==> flow/design.v <==
`timescale 1 ns / 1 ps
module ame_sobel_filter #(
    parameter LINE_DATA_BITS = 7,
    parameter COMP_DATA_BITS = 8
) (
    input logic clk_i,
    input logic rst_n_i,
    input  logic comp_init_i,
    output logic comp_done_o,
    input logic [5:0] [LINE_DATA_BITS-1:0] line_data_i,
    output logic [3:0] [3:0] [COMP_DATA_BITS-1:0] comp_data_o
);
typedef enum logic [2:0] {
    IDLE   = 3'b000,
    COMP_1 = 3'b001,
    COMP_2 = 3'b010,
    COMP_3 = 3'b011,
    COMP_4 = 3'b100,
    COMP_5 = 3'b101,
    COMP_6 = 3'b110
} state_t;
state_t ctl_sta;
logic [5:0] [1:0] [COMP_DATA_BITS-1:0] line_data;
logic [3:0] [3:0] [COMP_DATA_BITS-1:0] comp_data;
typedef enum logic {
    DATA_1 = 1'b0,
    DATA_2 = 1'b1
} comp_data_t;
generate
    for (genvar i = 0; i < 6; i++) begin: comp_block
        assign line_data[i][DATA_1] = line_data_i[i];
        assign line_data[i][DATA_2] = line_data_i[i] << 1;
    end
endgenerate
logic comp_done;
assign comp_done_o = comp_done;
assign comp_data_o = comp_data;
always_ff @(posedge clk_i or negedge rst_n_i)
begin
    if (!rst_n_i) begin
        ctl_sta <= IDLE;
        comp_done <= 'b0;
        comp_data <= 'b0;
    end else begin
        case (ctl_sta)
            IDLE:
                ctl_sta <= comp_init_i ? COMP_1 : ctl_sta;
            COMP_1:
                ctl_sta <= COMP_2;
            COMP_2:
                ctl_sta <= COMP_3;
            COMP_3:
                ctl_sta <= COMP_4;
            COMP_4:
                ctl_sta <= COMP_5;
            COMP_5:
                ctl_sta <= COMP_6;
            COMP_6:
                ctl_sta <= comp_init_i ? COMP_1 : IDLE;
            default:
                ctl_sta <= IDLE;
        endcase
        comp_done <= (ctl_sta == COMP_6);
        case (ctl_sta)
            IDLE:
                comp_data <= 'b0;
            COMP_1: begin
                comp_data[0][0] <= - line_data[0][DATA_1] - line_data[1][DATA_2] - line_data[2][DATA_1];
                comp_data[1][0] <= - line_data[1][DATA_1] - line_data[2][DATA_2] - line_data[3][DATA_1];
                comp_data[2][0] <= - line_data[2][DATA_1] - line_data[3][DATA_2] - line_data[4][DATA_1];
                comp_data[3][0] <= - line_data[3][DATA_1] - line_data[4][DATA_2] - line_data[5][DATA_1];
            end
            COMP_2: begin
                comp_data[0][1] <= - line_data[0][DATA_1] - line_data[1][DATA_2] - line_data[2][DATA_1];
                comp_data[1][1] <= - line_data[1][DATA_1] - line_data[2][DATA_2] - line_data[3][DATA_1];
                comp_data[2][1] <= - line_data[2][DATA_1] - line_data[3][DATA_2] - line_data[4][DATA_1];
                comp_data[3][1] <= - line_data[3][DATA_1] - line_data[4][DATA_2] - line_data[5][DATA_1];
            end
            COMP_3: begin
                comp_data[0][0] <= comp_data[0][0] + line_data[0][DATA_1] + line_data[1][DATA_2] + line_data[2][DATA_1];
                comp_data[1][0] <= comp_data[1][0] + line_data[1][DATA_1] + line_data[2][DATA_2] + line_data[3][DATA_1];
                comp_data[2][0] <= comp_data[2][0] + line_data[2][DATA_1] + line_data[3][DATA_2] + line_data[4][DATA_1];
                comp_data[3][0] <= comp_data[3][0] + line_data[3][DATA_1] + line_data[4][DATA_2] + line_data[5][DATA_1];
                comp_data[0][2] <= - line_data[0][DATA_1] - line_data[1][DATA_2] - line_data[2][DATA_1];
                comp_data[1][2] <= - line_data[1][DATA_1] - line_data[2][DATA_2] - line_data[3][DATA_1];
                comp_data[2][2] <= - line_data[2][DATA_1] - line_data[3][DATA_2] - line_data[4][DATA_1];
                comp_data[3][2] <= - line_data[3][DATA_1] - line_data[4][DATA_2] - line_data[5][DATA_1];
            end
            COMP_4: begin
                comp_data[0][1] <= comp_data[0][1] + line_data[0][DATA_1] + line_data[1][DATA_2] + line_data[2][DATA_1];
                comp_data[1][1] <= comp_data[1][1] + line_data[1][DATA_1] + line_data[2][DATA_2] + line_data[3][DATA_1];
                comp_data[2][1] <= comp_data[2][1] + line_data[2][DATA_1] + line_data[3][DATA_2] + line_data[4][DATA_1];
                comp_data[3][1] <= comp_data[3][1] + line_data[3][DATA_1] + line_data[4][DATA_2] + line_data[5][DATA_1];
                comp_data[0][3] <= - line_data[0][DATA_1] - line_data[1][DATA_2] - line_data[2][DATA_1];
                comp_data[1][3] <= - line_data[1][DATA_1] - line_data[2][DATA_2] - line_data[3][DATA_1];
                comp_data[2][3] <= - line_data[2][DATA_1] - line_data[3][DATA_2] - line_data[4][DATA_1];
                comp_data[3][3] <= - line_data[3][DATA_1] - line_data[4][DATA_2] - line_data[5][DATA_1];
            end
            COMP_5: begin
                comp_data[0][2] <= comp_data[0][2] + line_data[0][DATA_1] + line_data[1][DATA_2] + line_data[2][DATA_1];
                comp_data[1][2] <= comp_data[1][2] + line_data[1][DATA_1] + line_data[2][DATA_2] + line_data[3][DATA_1];
                comp_data[2][2] <= comp_data[2][2] + line_data[2][DATA_1] + line_data[3][DATA_2] + line_data[4][DATA_1];
                comp_data[3][2] <= comp_data[3][2] + line_data[3][DATA_1] + line_data[4][DATA_2] + line_data[5][DATA_1];
            end
            COMP_6: begin
                comp_data[0][3] <= comp_data[0][3] + line_data[0][DATA_1] + line_data[1][DATA_2] + line_data[2][DATA_1];
                comp_data[1][3] <= comp_data[1][3] + line_data[1][DATA_1] + line_data[2][DATA_2] + line_data[3][DATA_1];
                comp_data[2][3] <= comp_data[2][3] + line_data[2][DATA_1] + line_data[3][DATA_2] + line_data[4][DATA_1];
                comp_data[3][3] <= comp_data[3][3] + line_data[3][DATA_1] + line_data[4][DATA_2] + line_data[5][DATA_1];
            end
            default:
                comp_data <= 'b0;
        endcase
    end
end
endmodule
* From RTL to reports: ame_sobel_filter *
Tool output for the design above, in the order of the flow.
Lines are those of the file above, counted from 1.
Library cell names are shortened.
A cell with - has no value.

inputs
  top module = ame_sobel_filter
  clock = clk_i
  standard-cell library = sky130hd
  timing corner = tt_025C_1v80

* After elaboration *
Yosys after proc, flatten, opt, wreduce and memory -nomap, before mapping. Memory bits, and registers merged into a memory's read port (data or address), are not among the register bits. Print and check cells are not counted. Equal cells are merged and count once.

cells by class
  $add $sub $neg = 60
  equal/unequal tests = 7
  mux-type cells = 19
  reductions and logical operators = 5

operator list
  cell                                    count
  case mux 8 bit (select 3 bit)           16
  adder 8 x 7 -> 8 bit                    32
  adder 8 bit                             16
  negator 7 -> 8 bit                      4
  subtractor 8 x 7 -> 8 bit               4
  subtractor 8 bit                        4
  case mux 3 bit (select 7 bit)           1
  OR reduction 4 bit                      4
  == test 3 bit with constant B           3
  == test 3 x 2 -> 1 bit with constant B  2
  == test 3 x 1 -> 1 bit with constant B  1
  zero test 3 bit                         1
  2-to-1 mux 3 bit                        1
  != test 2 bit with constant B           1
  2-to-1 mux 1 bit                        1

bit counts
  register bits after elaboration = 132
  bits of input ports = 45
  output and inout bits = 129
  cells after elaboration = 97

* Depth *
Longest topological path by Yosys (ltp), each cell counted once; first at word level (registers and memories cut), then after technology mapping (sequential cells cut; the memories' decode and read muxes count).

logic depth
  depth after elaboration = 4
  ABC_AREA = 0
  gate-level depth with buffers = 11
  depth with buffers taken out = 11

* Netlist *
Yosys stat after the flow's synthesis: flattened, memories mapped to cells. It holds for the ABC_AREA given above (unset counts as 0); a run with the other value may have another netlist.

cells by type
  cell type  count
  dfrtp_1    135
  fa_1       158
  ha_1       136
  inv_1      242
  a21oi_1    152
  a22oi_1    81
  xnor2_1    62
  nor2_1     130
  a21o_1     44
  a211oi_1   34
  o21ai_0    51
  xor2_1     28
  clkbuf_1   39
  a221oi_1   13
  o31ai_1    15
  clkbuf_8   7
  a2111o_1   8
  nand2_1    22

Not listed: further types 27, cells in them 115.

synthesis totals
  mapped cells = 1472
  mapped area = 14212.4 um^2
  sequential area = 3404.5 um^2
  flip-flops = 136

* Timing after synthesis *
OpenSTA on the mapped netlist: ideal clock, no wires. The path of least setup slack (recovery checks aside). Input and output delay are each 20% of the period. Register names are those of the netlist, which keeps one name where synthesis merged equal registers.

timing post-synthesis
  path type = input -> register
  start point = input line_data_i
  end point = register comp_data
  period = 5000 ps
  data arrival time = 3630 ps
  path slack = 1228 ps
  path delay = 2772 ps
  stages on the path = 11
  buffers on the path = 0
  synthesis period reached = 3772 ps

"path delay" is the arrival time less input delay plus setup time.
"stages on the path": output pins that drive a net of the path, with the launching flip-flop's if there is one; two outputs of one cell count as two.
"synthesis period reached" = period - worst setup slack (recovery checks aside). The figure is calculated, with input and output delays left at 20% of the set period.
An end named without its bit number is one bit of that signal or, where synthesis recoded a state register, one of its new flip-flops.
Between the ends stands the longest chain of elaborated cells between them, by number of cells; it is not shown to be the way that was timed. Of several equally long chains one is given.
A line is the first line of the expression or statement that the cell stems from. Yosys adds cells for indexed reads and writes and turns some case tables into memories.
A register here has more assigning lines than the two given.

between the ends, post-synthesis
  cells stage by stage = inv_1 > fa_1 > inv_1 > fa_1 > ha_1 > fa_1 > a21o_1 > a21oi_1 > xnor2_1 > a221oi_1 > a32oi_1
  length of the longest elaborated chain = 3
  elaborated cells between the ends (all ways) = 5

RTL lines, path post-synthesis
  item                           line  text
  from (decl)                    10    input logic [5:0] [LINE_DATA_BITS-1:0] line_data_i,
  adder 8 bit                    101   comp_data[1][2] <= comp_data[1][2] + line_data[1][DATA_1] + line_data[2][DATA_2] + line_data[3][DATA_1];
  adder 8 x 7 -> 8 bit           101
  case mux 8 bit (select 3 bit)  64    case (ctl_sta)
  to (assign)                    43    comp_data <= 'b0;
  to (assign)                    66    comp_data <= 'b0;
  to (decl)                      24    logic [3:0] [3:0] [COMP_DATA_BITS-1:0] comp_data;

* Worst path after layout *
From the final timing report of flow run 2: the path of least setup slack in the routed layout; clock arrival at registers is part of the times.
The path's times are printed in steps of 10 ps; the period is the one set.

timing post-layout
  path type = input -> register
  start point = input line_data_i
  end point = register comp_data
  period = 3730 ps
  data arrival time = 4030 ps
  path slack = 30 ps
  stages on the path = 13
  buffers on the path = 4

An end named without its bit number is one bit of that signal or, where synthesis recoded a state register, one of its new flip-flops.
Between the ends stands the longest chain of elaborated cells between them, by number of cells; it is not shown to be the way that was timed. Of several equally long chains one is given.
A register here has more assigning lines than the two given.

between the ends, post-layout
  cells stage by stage = clkdlybuf4s50_1 > clkinvlp_4 > fa_2 > buf_4 > buf_4 > ha_1 > ha_4 > a211oi_1 > o21a_1 > nor3_1 > buf_4 > o21ai_0 > a21oi_2
  length of the longest elaborated chain = 2
  elaborated cells between the ends (all ways) = 3

RTL lines, path post-layout
  item                           line  text
  from (decl)                    10    input logic [5:0] [LINE_DATA_BITS-1:0] line_data_i,
  adder 8 x 7 -> 8 bit           90    comp_data[0][1] <= comp_data[0][1] + line_data[0][DATA_1] + line_data[1][DATA_2] + line_data[2][DATA_1];
  case mux 8 bit (select 3 bit)  64    case (ctl_sta)
  to (assign)                    43    comp_data <= 'b0;
  to (assign)                    66    comp_data <= 'b0;
  to (decl)                      24    logic [3:0] [3:0] [COMP_DATA_BITS-1:0] comp_data;

Ticket comment

ame_sobel_filter through Yosys and OpenROAD on sky130hd: 5 stored runs, unordered, with their settings and measured results. The constraints put input and output delay at 20% of the set period each and load the outputs with 0.01 pF.
"reached clock period" means the clock period less the worst setup slack. The figure is calculated, with input and output delays left at 20% of the set period.
"critical setup path time" = time allowed to the worst setup path (clock period - input delay - output delay, where it has them) - its slack; a late launch clock adds to it, a late capture clock takes from it.
"total power after layout": no workload was simulated; the value follows from the tool's default switching activity.
"critical setup path time" is given in steps of 10 ps.
Among the settings, n/a means not set for that run.
Among the results, n/a means that no value is shown for the run.

item                                     flow run 1  flow run 2         flow run 3  flow run 4  flow run 5
CELL_PAD_IN_SITES_GLOBAL_PLACEMENT       1           3                  n/a         n/a         n/a
CORE_ASPECT_RATIO                        1.63        n/a                1.09        n/a         1.09
CORE_MARGIN                              9           2                  2           3           2
CORE_UTILIZATION                         71          37                 62          40          40
GPL_ROUTABILITY_DRIVEN                   1           n/a                0           n/a         0
GPL_TIMING_DRIVEN                        0           n/a                0           n/a         1
MAX_ROUTING_LAYER                        met4        met5               n/a         n/a         n/a
PLACE_DENSITY                            0.36        n/a                n/a         n/a         n/a
SETUP_SLACK_MARGIN                       -0.42       n/a                n/a         n/a         n/a
SLEW_MARGIN                              15          20                 10          20          10
period_ns                                4.44        3.73               2.4         2.4         2.4
CAP_MARGIN                               20          20                 20          20          20
ABC_AREA                                 n/a         0                  1           n/a         1
CTS_CLUSTER_DIAMETER                     n/a         167                n/a         n/a         n/a
CTS_CLUSTER_SIZE                         n/a         72                 68          n/a         68
CELL_PAD_IN_SITES_DETAIL_PLACEMENT       n/a         n/a                2           2           2
HOLD_SLACK_MARGIN                        n/a         n/a                -0.01       -0.01       -0.01
MIN_ROUTING_LAYER                        n/a         n/a                met2        n/a         n/a
PLACE_DENSITY_LB_ADDON                   n/a         n/a                0.09        0.01        n/a
critical setup path time (ps)            n/a         2960               n/a         n/a         n/a
worst path kind                          n/a         input -> register  n/a         n/a         n/a
utilization of the finished layout (%)   n/a         50.8               n/a         n/a         n/a
standard-cell area after routing (um^2)  n/a         19179.6            n/a         n/a         n/a
mapped cell area after synthesis (um^2)  n/a         14212.4            n/a         n/a         n/a
die area (um^2)                          n/a         39996.0            n/a         n/a         n/a
total power after layout (mW)            n/a         15.421             n/a         n/a         n/a
setup slack of the worst path (ps)       n/a         26                 n/a         n/a         n/a
reached clock period (ps)                n/a         3704               n/a         n/a         n/a
setup total negative slack (ps)          n/a         0                  n/a         n/a         n/a

Flow run 1: stopped before the end: placement reported GPL-0301
Flow run 3: stopped before the end: placement reported DPL-0033
Flow run 4: stopped before the end: clock tree synthesis reported DPL-0033
Flow run 5: stopped before the end: placement reported DPL-0033
